==> flow/design.v <==
module ctrl(
        input                   clk,
        input                   reset,
        input                   init_en_2,
        input                   init_done,
        input                   for_load_done,
        input                   for_done,
        input                   for_op_done,
        input                   back_load_done,
        input                   back_done,
        output reg              init_en,
        output reg              for_en,
        output reg              for_load_en,
        output reg              back_en,
        output reg              back_load_en,
        output reg              sti_rd,
        output reg              res_wr,
        output reg              res_rd
        );
        parameter IDLE = 3'b000,  INIT = 3'b001, LOAD = 3'b010, FOR = 3'b011, BACK = 3'b100;
        reg [2:0] cstate, nstate;
        always@(posedge clk)begin
                if(!reset)
                        cstate <= 3'b0;
                else
                        cstate <= nstate;
        end
        always@*begin
                case(cstate)
                        IDLE:begin
                                if(!reset) nstate = IDLE;
                                else nstate = INIT;
                        end
                        INIT:begin
                                if(init_done)
                                        nstate = LOAD;
                                else
                                        nstate = INIT;
                        end
                        LOAD:begin
                                if(for_load_done)
                                        nstate = FOR;
                                else if(back_load_done)
                                        nstate = BACK;
                                else
                                        nstate = LOAD;
                        end
                        FOR:begin
                                if(for_done)
                                        nstate = LOAD;
                                else
                                        nstate = FOR;
                        end
                        BACK:begin
                                if(back_done)
                                        nstate = LOAD;
                                else
                                        nstate = BACK;
                        end
                        default: nstate = IDLE;
                endcase
        end
        always@*begin
                case(cstate)
                        IDLE:begin
                                init_en = 1'b0;
                                for_load_en = 1'b0;
                                for_en = 1'b0;
                                back_load_en = 1'b0;
                                back_en = 1'b0;
                                sti_rd = 1'b0;
                                res_wr = 1'b0;
                                res_rd = 1'b0;
                        end
                        INIT:begin
                                init_en = 1'b1;
                                for_load_en = 1'b0;
                                for_en = 1'b0;
                                back_load_en = 1'b0;
                                back_en = 1'b0;
                                sti_rd = 1'b1;   
                                res_wr = init_en_2;
                                res_rd = 1'b0;
                        end
                        LOAD:begin
                                init_en = 1'b0;
                                for_load_en = (!for_op_done);
                                for_en = 1'b0;
                                back_load_en = for_op_done;
                                back_en = 1'b0;
                                sti_rd = 1'b0;
                                res_wr = 1'b0;
                                res_rd = 1'b1;
                        end
                        FOR:begin
                                init_en = 1'b0;
                                for_load_en = 1'b1;
                                for_en = 1'b1;
                                back_load_en = 1'b0;
                                back_en = 1'b0;
                                sti_rd = 1'b0;
                                res_wr = 1'b1;
                                res_rd = 1'b0;
                        end
                        BACK:begin
                                init_en = 1'b0;
                                for_load_en = 1'b0;
                                for_en = 1'b0;
                                back_load_en = 1'b1;
                                back_en = 1'b1;
                                sti_rd = 1'b0;
                                res_wr = 1'b1;
                                res_rd = 1'b0;
                        end
                        default:begin
                                init_en = 1'b0;
                                for_load_en = 1'b0;
                                for_en = 1'b0;
                                back_load_en = 1'b0;
                                back_en = 1'b0;
                                sti_rd = 1'b0;
                                res_wr = 1'b0;
                                res_rd = 1'b0;
                        end
                endcase
        end
endmodule
module init(
        input                   clk,
        input                   reset,
        input                   init_en,
        input                   for_en,
        output  reg             init_en_2,
        output                  init_done,
        output  reg     [9:0]   sti_addr ,
        input           [15:0]  sti_di,
        output  reg     [13:0]  res_addr_init ,
        output  reg     [7:0]   res_do_init
        );
        reg [9:0]       cnt_sti;   
        reg [3:0]       cnt_ini;   
        reg [13:0]      cnt_res;   
        reg [7:0]       sti_tmp15;
        wire [9:0]      sti_addr_tmp;
        assign  init_done = (cnt_res == 14'h3FFF);
        always@(posedge clk)begin
                if(!reset)
                        cnt_ini <= 4'd15;
                else if(init_en)
                        cnt_ini <= cnt_ini - 1;   
        end
        always@(posedge clk)begin
                if(!reset)
                        cnt_sti <= 10'b0;
                else if(init_en && (cnt_ini == 4'd0))
                        cnt_sti <= cnt_sti + 1;
        end
        always@*begin
                if(init_en)
                        sti_addr = cnt_sti;
                else
                        sti_addr = 10'd0;
        end
        always@(posedge clk)begin
                if(init_en)
                        sti_tmp15 <= {6'b0, sti_di[0]};
        end
        always@(posedge clk)begin
                init_en_2 <= init_en;
        end
        always@(posedge clk)begin
                if(!reset)
                        cnt_res <= 14'b0;
                else if(init_en_2)
                        cnt_res <= cnt_res + 1;
        end
        always@*begin
                res_addr_init = cnt_res;
        end
        assign sti_addr_tmp = cnt_ini+1;
        always@*begin
                if(init_en_2)begin
                        if(cnt_ini == 4'hF)
                                res_do_init = 8'h00 | sti_tmp15;   
                        else
                                res_do_init = 8'h00 | {7'b0, sti_di[sti_addr_tmp]};   
                end
                else
                        res_do_init = 8'h00;
        end
endmodule
module forward(
        input                   clk,
        input                   reset,
        input                   for_load_en,
        input                   for_en,
        output                  for_load_done,
        output                  for_done,
        output  reg             for_op_done,
        output  reg     [13:0]  res_addr_for,
        output  reg     [7:0]   res_do_for,
        input           [7:0]   res_di
        );
        reg [13:0]      cur;    
        reg [2:0]       cnt_for;   
        reg [7:0]       pixel_tmp[4:0];
        reg [7:0]      min_tmp0, min_tmp1, for_out;
        assign pass = (cur[6:0] == 7'b0) || (cur[6:0] == 7'h7F) || (cur>= 14'h3F80) || (for_load_en && (cnt_for == 3'd0) && (res_di == 8'd0));
        assign for_load_done = (cnt_for == 4'd4);
        assign for_done = (cnt_for == 3'd5);
        always@(posedge clk)begin
                if(!reset)
                        cur <= 14'd128;   
                else if(pass ||(for_load_en && for_done))
                        cur <= cur + 1;
        end
        always@(posedge clk)begin
                if(!reset)
                        cnt_for <= 3'd0;
                else if(pass || (cnt_for == 3'd6))   
                        cnt_for <= 3'd0;
                else if((!pass) && for_load_en && (!for_op_done))
                        cnt_for <= cnt_for + 1;
        end
        always@(posedge clk)begin
                if(!reset)
                        for_op_done <= 1'b0;
                else if(for_load_en && (cur == 14'h3FFF))
                        for_op_done <= 1'b1;   
        end
        always@*begin
                case(cnt_for)
                        3'd0: res_addr_for = cur;
                        3'd1: res_addr_for = cur - 14'd129;
                        3'd2: res_addr_for = cur - 14'd128;
                        3'd3: res_addr_for = cur - 14'd127;
                        3'd4: res_addr_for = cur - 14'd1;
                        3'd5: res_addr_for = cur;   
                        default: res_addr_for = 14'd0;
                endcase
        end
        always@(posedge clk)begin
                if(!reset)begin
                        pixel_tmp[0] <= 8'hFF;
                        pixel_tmp[1] <= 8'hFF;
                        pixel_tmp[2] <= 8'hFF;
                        pixel_tmp[3] <= 8'hFF;
                        pixel_tmp[4] <= 8'hFF;
                end
                else if(  for_load_en && (!for_op_done))begin
                        pixel_tmp[cnt_for] <= res_di;
                end
        end
        always@*begin
                if(cnt_for == 3'd5)begin
                        min_tmp0 = (pixel_tmp[1] <= pixel_tmp[2])? pixel_tmp[1] : pixel_tmp[2];
                        min_tmp1 = (pixel_tmp[3] <= pixel_tmp[4])? pixel_tmp[3] : pixel_tmp[4];
                        for_out = (min_tmp0 <= min_tmp1)? min_tmp0+1 : min_tmp1+1;
                end
                else begin
                        min_tmp0 = 7'd0;
                        min_tmp1 = 7'd0;
                        for_out = 7'd0;
                end
        end
        always@*begin
                if(cnt_for >= 3'd5)
                        res_do_for = for_out;
                else
                        res_do_for = 7'd0;
        end
endmodule
module backward(
        input                   clk,
        input                   reset,
        input                   back_load_en,
        input                   back_en,
        output                  back_load_done,
        output                  back_done,
        output                  done,
        output  reg     [13:0]  res_addr_back,
        output  reg     [7:0]   res_do_back,
        input           [7:0]   res_di
        );
        reg [13:0]      cur;    
        reg [2:0]       cnt_back;   
        reg [7:0]       pixel_tmp[4:0];
        reg             back_op_done;
        reg [7:0]      min_tmp0, min_tmp1, min_tmp2, back_out;
        assign pass = (cur[6:0] == 7'b0) || (cur[6:0] == 7'h7F);
        assign back_load_done = (cnt_back == 4'd4);
        assign back_done = (cnt_back == 3'd5);
        assign done = back_op_done;
        always@(posedge clk)begin
                if(!reset)
                        cur <= 14'h3F7E;   
                else if(pass || (back_load_en && back_done))
                        cur <= cur - 1;
        end
        always@(posedge clk)begin
                if(!reset)
                        cnt_back <= 3'd0;
                else if(pass || (cnt_back == 3'd6))
                        cnt_back <= 3'd0;
                else if((!pass) && back_load_en && (!back_op_done))
                        cnt_back <= cnt_back + 1;
        end
        always@(posedge clk)begin
                if(!reset)
                        back_op_done <= 1'b0;
                else if(cur == 14'h0001)
                        back_op_done <= 1'b1;
        end
        always@*begin
                case(cnt_back)
                        3'd0: res_addr_back = cur;
                        3'd1: res_addr_back = cur + 1;
                        3'd2: res_addr_back = cur + 127;
                        3'd3: res_addr_back = cur + 128;
                        3'd4: res_addr_back = cur + 129;
                        3'd5: res_addr_back = cur;   
                        default: res_addr_back = 14'd0;
                endcase
        end
        always@(posedge clk)begin
                if(!reset)begin
                        pixel_tmp[0] <= 8'hFF;
                        pixel_tmp[1] <= 8'hFF;
                        pixel_tmp[2] <= 8'hFF;
                        pixel_tmp[3] <= 8'hFF;
                        pixel_tmp[4] <= 8'hFF;
                end
                else if(back_load_en && (!back_op_done))
                        pixel_tmp[cnt_back] <= res_di;
        end
        always@*begin
                if(cnt_back == 3'd5)begin
                        min_tmp0 = (pixel_tmp[0] <= (pixel_tmp[1]+1))? pixel_tmp[0] : (pixel_tmp[1] + 1);
                        min_tmp1 = ((pixel_tmp[2]+1) <= (pixel_tmp[3]+1))? (pixel_tmp[2]+1) : (pixel_tmp[3]+1);
                        min_tmp2 = ((pixel_tmp[4]+1) <= min_tmp1)? (pixel_tmp[4]+1) : min_tmp1;
                        back_out = (min_tmp0 <= min_tmp2)? min_tmp0 : min_tmp2;
                end
                else begin
                        min_tmp0 = 7'd0;
                        min_tmp1 = 7'd0;
                        min_tmp2 = 7'd0;
                        back_out = 7'd0;
                end
        end
        always@*begin
                if(cnt_back >= 3'd5)
                        res_do_back = back_out;
                else
                        res_do_back = 7'd0;
        end
endmodule
module DT(
        input                   clk,
        input                   reset,
        output                  done,
        output                  sti_rd,
        output  [9:0]           sti_addr,
        input   [15:0]          sti_di,
        output                  res_wr,
        output                  res_rd,
        output  reg [13:0]      res_addr,
        output  reg [7:0]       res_do,
        input   [7:0]           res_di
        );
        wire [7:0] res_do_init, res_do_for, res_do_back;
        wire [13:0] res_addr_init, res_addr_for, res_addr_back;
        wire init_en, init_en_2, load_en, for_load_en, for_en, back_load_en, back_en;
        wire init_done, for_load_done, back_load_done, for_done, for_op_done, back_done;
        always@*begin
                case({init_en_2, for_en, back_en})
                        3'b100: res_do = res_do_init;
                        3'b010: res_do = res_do_for;
                        3'b001: res_do = res_do_back;
                        default:res_do = 8'd0;
                endcase
        end
        always@*begin
                case({init_en_2, for_load_en, back_load_en})
                        3'b100: res_addr = res_addr_init;
                        3'b010: res_addr = res_addr_for;
                        3'b001: res_addr = res_addr_back;
                        default:res_addr = 14'b0;
                endcase
        end
        init u_init(.clk(clk),
                    .reset(reset),
                    .init_en(init_en),
                    .for_en(for_en),
                    .init_done(init_done),
                    .init_en_2(init_en_2),
                    .sti_addr(sti_addr),
                    .sti_di(sti_di),
                    .res_addr_init(res_addr_init),
                    .res_do_init(res_do_init)
                    );
        forward u_for(.clk(clk),
                      .reset(reset),
                      .for_load_en(for_load_en),
                      .for_en(for_en),
                      .for_load_done(for_load_done),
                      .for_done(for_done),
                      .for_op_done(for_op_done),
                      .res_addr_for(res_addr_for),
                      .res_do_for(res_do_for),
                      .res_di(res_di)
                      );
        backward u_back(.clk(clk),
                        .reset(reset),
                        .back_load_en(back_load_en),
                        .back_en(back_en),
                        .back_load_done(back_load_done),
                        .back_done(back_done),
                        .done(done),
                        .res_addr_back(res_addr_back),
                        .res_do_back(res_do_back),
                        .res_di(res_di)
                        );
        ctrl u_ctrl(.clk(clk),
                    .reset(reset),
                    .init_en_2(init_en_2),
                    .init_done(init_done),
                    .for_load_done(for_load_done),
                    .for_done(for_done),
                    .for_op_done(for_op_done),
                    .back_load_done(back_load_done),
                    .back_done(back_done),
                    .init_en(init_en),
                    .for_en(for_en),
                    .for_load_en(for_load_en),
                    .back_en(back_en),
                    .back_load_en(back_load_en),
                    .sti_rd(sti_rd),
                    .res_wr(res_wr),
                    .res_rd(res_rd)
                    );
endmodule
; ---- Tool chain data of DT
; Module DT before and after one edit of its RTL, step after step.
; Lines under "before" count in the file above, lines under "after" in the edited file.
; "delta" is "after" less "before", of the values as shown.
; Operators carry their Yosys type and port widths (W data, S select, Z words).
; Cell names lack the library's common part.
; The mark - stands for no value.
[inputs]
top_module = DT
clock = clk
library = sky130hd
pvt_corner = tt_025C_1v80

; ---- Edit of the RTL
; The edit as a unified diff against the file above.
; This change comes from a script, not from a designer. The edited design behaves differently; no optimisation was intended.
; begin of diff
@@ -166,7 +166,5 @@
                         sti_tmp15 <= {6'b0, sti_di[0]};
         end
-        always@(posedge clk)begin
-                init_en_2 <= init_en;
-        end
+        always @(*) init_en_2 = init_en;
         always@(posedge clk)begin
                 if(!reset)
; end of diff

; ---- Word level
; Counts by Yosys on the flattened word-level netlist (proc, flatten, opt, wreduce; memories kept). Register bits leave out memories and registers merged into their read ports (data or address); mux counts leave out enables and synchronous resets folded into registers. Print and check cells are left out. Cells with the same type and inputs are merged into one.
; Yosys's memory passes give these memory sizes; they may raise the number of words (mostly to a power of two), join words into wider ones and drop unused or constant bits.
[op_classes]
columns = item, before, after, delta
row1 = addsub, 22, 22, 0
row2 = mul, 0, 0, 0
row3 = div, 0, 0, 0
row4 = cmp, 10, 10, 0
row5 = n_eq, 28, 28, 0
row6 = shifts, 1, 1, 0
row7 = muxes, 44, 44, 0
row8 = logic, 1, 1, 0
row9 = reduce_logical, 36, 36, 0
; Operator kinds equal on both sides are left out: 45.
[word_totals]
columns = item, before, after, delta
row1 = register_bits, 69, 68, -1
row2 = latchBits, 0, 0, 0
row3 = ramBits, 128, 128, 0
row4 = romBits, 0, 0, 0
row5 = memories, 2, 2, 0
row6 = out_inout_bits, 36, 36, 0
row7 = wordCells, 156, 155, -1

; ---- Depth
; Longest topological path by Yosys (ltp), each cell counted once; first at word level (registers and memories cut), then after technology mapping (sequential cells cut; the memories' decode and read muxes count).
[depth]
columns = item, before, after, delta
row1 = ltp_word, 10, 10, 0
row2 = abc_area, 0, 0, -
row3 = depth_mapped, 32, 31, -1
row4 = depth_no_buf, 31, 31, 0

; ---- Mapped cells and area
; Yosys stat after the flow's synthesis: flattened, memories mapped to cells. It holds for the ABC_AREA given above (unset counts as 0); a run with the other value may have another netlist.
[mapped]
columns = item, before, after, delta
row1 = stdcells, 1210, 1196, -14
row2 = synth_area_um2, 10746.6, 10562.6, -184.0
row3 = seqArea_um2, 3593.4, 3573.4, -20.0
row4 = flip_flops, 143, 142, -1
row5 = buf_cells, 41, 41, 0
[by_type]
columns = type, before, after, delta
row1 = nand2_1, 120, 100, -20
row2 = nor2_1, 87, 106, 19
row3 = nand4_1, 16, 31, 15
row4 = xnor2_1, 42, 51, 9
row5 = a211oi_1, 17, 8, -9
row6 = and3_1, 17, 8, -9
row7 = o221ai_1, 12, 3, -9
row8 = nand3_1, 50, 43, -7
row9 = a21oi_1, 55, 61, 6
row10 = inv_1, 79, 84, 5
row11 = or2_2, 49, 54, 5
row12 = xor2_1, 43, 38, -5
row13 = o21a_1, 10, 5, -5
row14 = o21bai_1, 6, 1, -5
row15 = o41ai_1, 0, 5, 5
row16 = nand2b_1, 26, 30, 4
row17 = nor3_1, 24, 20, -4
row18 = or3_1, 19, 23, 4
; Cell types equal on both sides are left out: 14.
; The list need not be complete.
; The figures by module come from a second, unflattened synthesis with its own total; it is not the netlist above.
[unflattened]
columns = item, before, after, delta
row1 = hier_cells, 1345, 1346, 1
row2 = hier_area_um2, 11695.0, 11686.2, -8.8
; Rows give one instance, submodules left out.
[by_module_before]
columns = mod, instances, n_cells, mod_area_um2
row1 = backward, 1, 570, 4981.0
row2 = forward, 1, 495, 4192.8
row3 = init, 1, 176, 1581.5
row4 = DT, 1, 81, 724.4
row5 = ctrl, 1, 23, 215.2
[by_module_after]
columns = mod, instances, n_cells, mod_area_um2
row1 = backward, 1, 570, 4981.0
row2 = forward, 1, 495, 4192.8
row3 = init, 1, 177, 1572.8
row4 = DT, 1, 81, 724.4
row5 = ctrl, 1, 23, 215.2

; ---- Timing after synthesis
; OpenSTA on the mapped netlist: ideal clock, no wires. The path of least setup slack (recovery checks aside). Input and output delay are each 20% of the period. Register names are those of the netlist, which keeps one name where synthesis merged equal registers.
[synth_path]
columns = item, before, after, delta
row1 = path_type, register to output, register to output, -
row2 = startpoint, mem u_back.pixel_tmp[2][0], mem u_back.pixel_tmp[2][0], -
row3 = endpoint, out res_do[0], out res_do[7], -
row4 = clock_period_ns, 9.0, 9.0, 0.0
row5 = output_delay_ns, 1.800, 1.800, 0.000
row6 = t_first_pin_ns, 0.000, 0.000, 0.000
row7 = arrival_time_ns, 5.238, 5.735, 0.497
row8 = required_ns, 7.200, 7.200, 0.000
row9 = slack_ns, 1.962, 1.465, -0.497
row10 = delay_ns, 5.238, 5.735, 0.497
row11 = driving_pins, 29, 28, -1
row12 = period_less_setup_slack_ns, 7.038, 7.535, 0.497
; "delay_ns" is the arrival time less input delay plus setup time.
; A path that ends at an output port has no setup time.
; "driving_pins" counts driving pins, that of a launching flip-flop among them; a cell with two outputs on the path counts twice.
; "period_less_setup_slack_ns" = period - worst setup slack (recovery checks aside). The figure is calculated, with input and output delays left at 20% of the set period.
; Between the ends stands the longest chain of elaborated cells between them, by number of cells; it is not shown to be the way that was timed. Of several equally long chains one is given.
; A line is the first line of the expression or statement that the cell stems from. Yosys adds cells for indexed reads and writes and turns some case tables into memories.
; A memory read counts as a cell of the chain, while the word-level depth stops at memories.
[synth_between_before]
path_cell_list = edfxtp_1 > ha_1 > nand3_1 > xor2_1 > inv_1 > ha_1 > o211ai_1 > a21oi_1 > a21oi_2 > a22oi_4 > mux2i_1 > inv_1 > ha_1 > a211oi_1 > a31oi_1 > o22ai_1 > nand2_2 > a21o_1 > ha_1 > nor2b_1 > o21a_1 > o21a_1 > o21a_1 > o21bai_1 > a22oi_1 > nor2b_1 > clkdlybuf4s25_2 > o211a_1 > a211o_1
elab_chain_cells = 11
[synth_lines_before]
columns = item, line_no
row1 = start: declaration, 287  ; reg [7:0]       pixel_tmp[4:0];
row2 = $mem_v2 Z8 W8, 287
row3 = $add A8 B1 Y9, 339  ; min_tmp1 = ((pixel_tmp[2]+1) <= (pixel_tmp[3]+1))? (pixel_tmp[2]+1) : (pixel_tmp[3]+1);
row4 = $le A9 B9 Y1, 339
row5 = $mux W8, 339
row6 = $le A9 B8 Y1, 340  ; min_tmp2 = ((pixel_tmp[4]+1) <= min_tmp1)? (pixel_tmp[4]+1) : min_tmp1;
row7 = $mux W8, 340
row8 = $le A8 B8 Y1, 341  ; back_out = (min_tmp0 <= min_tmp2)? min_tmp0 : min_tmp2;
row9 = $mux W8, 341
row10 = $mux W8, 337  ; if(cnt_back == 3'd5)begin
row11 = $mux W8, 351  ; if(cnt_back >= 3'd5)
row12 = $pmux W8 S3, 375  ; case({init_en_2, for_en, back_en})
row13 = end: declaration, 367  ; output  reg [7:0]       res_do,
[synth_between_after]
path_cell_list = edfxtp_1 > ha_1 > nand3_1 > xor2_1 > inv_1 > ha_1 > nand4_1 > nor2_1 > o32ai_1 > or3_1 > nand3_2 > mux2i_1 > inv_1 > ha_1 > a2111oi_0 > a211oi_1 > o22a_1 > a41oi_2 > inv_1 > and2_4 > or2_2 > ha_1 > nand4_1 > o21bai_1 > a22oi_1 > nand2_1 > o31a_1 > nand3_1
elab_chain_cells = 11
[synth_lines_after]
columns = item, line_no
row1 = start: declaration, 285  ; reg [7:0]       pixel_tmp[4:0];
row2 = $mem_v2 Z8 W8, 285
row3 = $add A8 B1 Y9, 337  ; min_tmp1 = ((pixel_tmp[2]+1) <= (pixel_tmp[3]+1))? (pixel_tmp[2]+1) : (pixel_tmp[3]+1);
row4 = $le A9 B9 Y1, 337
row5 = $mux W8, 337
row6 = $le A9 B8 Y1, 338  ; min_tmp2 = ((pixel_tmp[4]+1) <= min_tmp1)? (pixel_tmp[4]+1) : min_tmp1;
row7 = $mux W8, 338
row8 = $le A8 B8 Y1, 339  ; back_out = (min_tmp0 <= min_tmp2)? min_tmp0 : min_tmp2;
row9 = $mux W8, 339
row10 = $mux W8, 335  ; if(cnt_back == 3'd5)begin
row11 = $mux W8, 349  ; if(cnt_back >= 3'd5)
row12 = $pmux W8 S3, 373  ; case({init_en_2, for_en, back_en})
row13 = end: declaration, 365  ; output  reg [7:0]       res_do,

; ---- Worst path after layout
; From the final timing report of each run of set A: the path of least setup slack in the routed layout; clock arrival at registers is part of the times.
[layout_path]
columns = item, before, after, delta
row1 = path_type, register to output, register to output, -
row2 = startpoint, mem u_back.pixel_tmp[2][0], mem u_back.pixel_tmp[2][1], -
row3 = endpoint, out res_do[0], out res_do[7], -
row4 = clock_period_ns, 8.62, 8.62, 0.00
row5 = output_delay_ns, 1.72, 1.72, 0.00
row6 = t_first_pin_ns, 0.42, 0.43, 0.01
row7 = arrival_time_ns, 6.56, 6.74, 0.18
row8 = required_ns, 6.90, 6.90, 0.00
row9 = slack_ns, 0.34, 0.15, -0.19
row10 = driving_pins, 31, 29, -2
; Between the ends stands the longest chain of elaborated cells between them, by number of cells; it is not shown to be the way that was timed. Of several equally long chains one is given.
; A memory read counts as a cell of the chain, while the word-level depth stops at memories.
[layout_between_before]
path_cell_list = edfxtp_1 > ha_1 > nand3_1 > xor2_1 > inv_1 > ha_1 > o211ai_1 > a21oi_1 > a21oi_2 > a22oi_4 > buf_4 > buf_12 > mux2_2 > ha_1 > o21ai_0 > a31oi_1 > o22ai_2 > nand2_4 > nor2_1 > a21o_1 > ha_1 > nor2b_1 > o21a_1 > o21a_1 > o21a_1 > o21bai_1 > a22oi_1 > nor2b_2 > o211a_1 > a211o_1 > clkdlybuf4s50_1
elab_chain_cells = 11
[layout_lines_before]
columns = item, line_no
row1 = start: declaration, 287  ; reg [7:0]       pixel_tmp[4:0];
row2 = $mem_v2 Z8 W8, 287
row3 = $add A8 B1 Y9, 339  ; min_tmp1 = ((pixel_tmp[2]+1) <= (pixel_tmp[3]+1))? (pixel_tmp[2]+1) : (pixel_tmp[3]+1);
row4 = $le A9 B9 Y1, 339
row5 = $mux W8, 339
row6 = $le A9 B8 Y1, 340  ; min_tmp2 = ((pixel_tmp[4]+1) <= min_tmp1)? (pixel_tmp[4]+1) : min_tmp1;
row7 = $mux W8, 340
row8 = $le A8 B8 Y1, 341  ; back_out = (min_tmp0 <= min_tmp2)? min_tmp0 : min_tmp2;
row9 = $mux W8, 341
row10 = $mux W8, 337  ; if(cnt_back == 3'd5)begin
row11 = $mux W8, 351  ; if(cnt_back >= 3'd5)
row12 = $pmux W8 S3, 375  ; case({init_en_2, for_en, back_en})
row13 = end: declaration, 367  ; output  reg [7:0]       res_do,
[layout_between_after]
path_cell_list = edfxtp_1 > ha_2 > nand3_1 > xor2_1 > inv_1 > ha_1 > nand4_1 > nor2_1 > o32ai_1 > or3_1 > nand3_4 > buf_4 > mux2_2 > ha_1 > a2111oi_2 > a211oi_1 > o22a_1 > a41oi_2 > inv_2 > and2_4 > or2_2 > ha_1 > nand4_1 > o21bai_1 > a22oi_2 > nand2_2 > o31a_1 > nand3_1 > clkdlybuf4s50_1
elab_chain_cells = 11
[layout_lines_after]
columns = item, line_no
row1 = start: declaration, 285  ; reg [7:0]       pixel_tmp[4:0];
row2 = $mem_v2 Z8 W8, 285
row3 = $add A8 B1 Y9, 337  ; min_tmp1 = ((pixel_tmp[2]+1) <= (pixel_tmp[3]+1))? (pixel_tmp[2]+1) : (pixel_tmp[3]+1);
row4 = $le A9 B9 Y1, 337
row5 = $mux W8, 337
row6 = $le A9 B8 Y1, 338  ; min_tmp2 = ((pixel_tmp[4]+1) <= min_tmp1)? (pixel_tmp[4]+1) : min_tmp1;
row7 = $mux W8, 338
row8 = $le A8 B8 Y1, 339  ; back_out = (min_tmp0 <= min_tmp2)? min_tmp0 : min_tmp2;
row9 = $mux W8, 339
row10 = $mux W8, 335  ; if(cnt_back == 3'd5)begin
row11 = $mux W8, 349  ; if(cnt_back >= 3'd5)
row12 = $pmux W8 S3, 373  ; case({init_en_2, for_en, back_en})
row13 = end: declaration, 365  ; output  reg [7:0]       res_do,

; ---- Measured runs
; Runs of the flow (Yosys, OpenROAD) on both versions; the two runs of a pair have the same settings. The constraints put input and output delay at 20% of the set period each and load the outputs with 0.01 pF.
[settings_set_A]
period_ns = 8.62
CAP_MARGIN = 20
CORE_MARGIN = 2
CORE_UTILIZATION = 40
SLEW_MARGIN = 20
[measured_set_A]
columns = item, before, after, delta
row1 = synthArea_um2, 10746.6, 10562.6, -184.0
row2 = die_um2, 28193.8, 27722.2, -471.6
row3 = finish.stdcell_area_um2, 12315.6, 12240.5, -75.1
row4 = fin_util_pct, 47.0, 47.1, 0.1
row5 = setup_worst_slack_ns, 0.337, 0.154, -0.183
row6 = final_setup_tns_ns, 0.000, 0.000, 0.000
row7 = final_hold_ws_ns, 0.447, 0.444, -0.003
row8 = total_power_mw, 1.760, 1.707, -0.053
row9 = period_reached_ns, 8.283, 8.466, 0.183
[settings_set_B]
CELL_PAD_IN_SITES_GLOBAL_PLACEMENT = 0
CORE_MARGIN = 10
CORE_UTILIZATION = 59
GPL_TIMING_DRIVEN = 1
HOLD_SLACK_MARGIN = 0.16
MAX_ROUTING_LAYER = met4
SETUP_SLACK_MARGIN = -0.52
SLEW_MARGIN = 10
TNS_END_PERCENT = 20
period_ns = 5.28
CAP_MARGIN = 20
[measured_set_B]
columns = item, before, after, delta
row1 = synthArea_um2, 10746.6, 10562.6, -184.0
row2 = die_um2, 24012.6, 23654.4, -358.2
row3 = finish.stdcell_area_um2, 13426.6, 13402.9, -23.7
row4 = fin_util_pct, 74.7, 77.0, 2.3
row5 = setup_worst_slack_ns, -1.455, -1.995, -0.540
row6 = final_setup_tns_ns, -11.242, -15.707, -4.465
row7 = final_hold_ws_ns, 0.471, 0.443, -0.028
row8 = total_power_mw, 2.838, 2.793, -0.045
row9 = period_reached_ns, 6.735, 7.275, 0.540
; "period_reached_ns" = clock period - worst setup slack. The figure is calculated, with input and output delays left at 20% of the set period.
; "total_power_mw" rests on the timing tool's default activity at the inputs, not on a simulated workload.
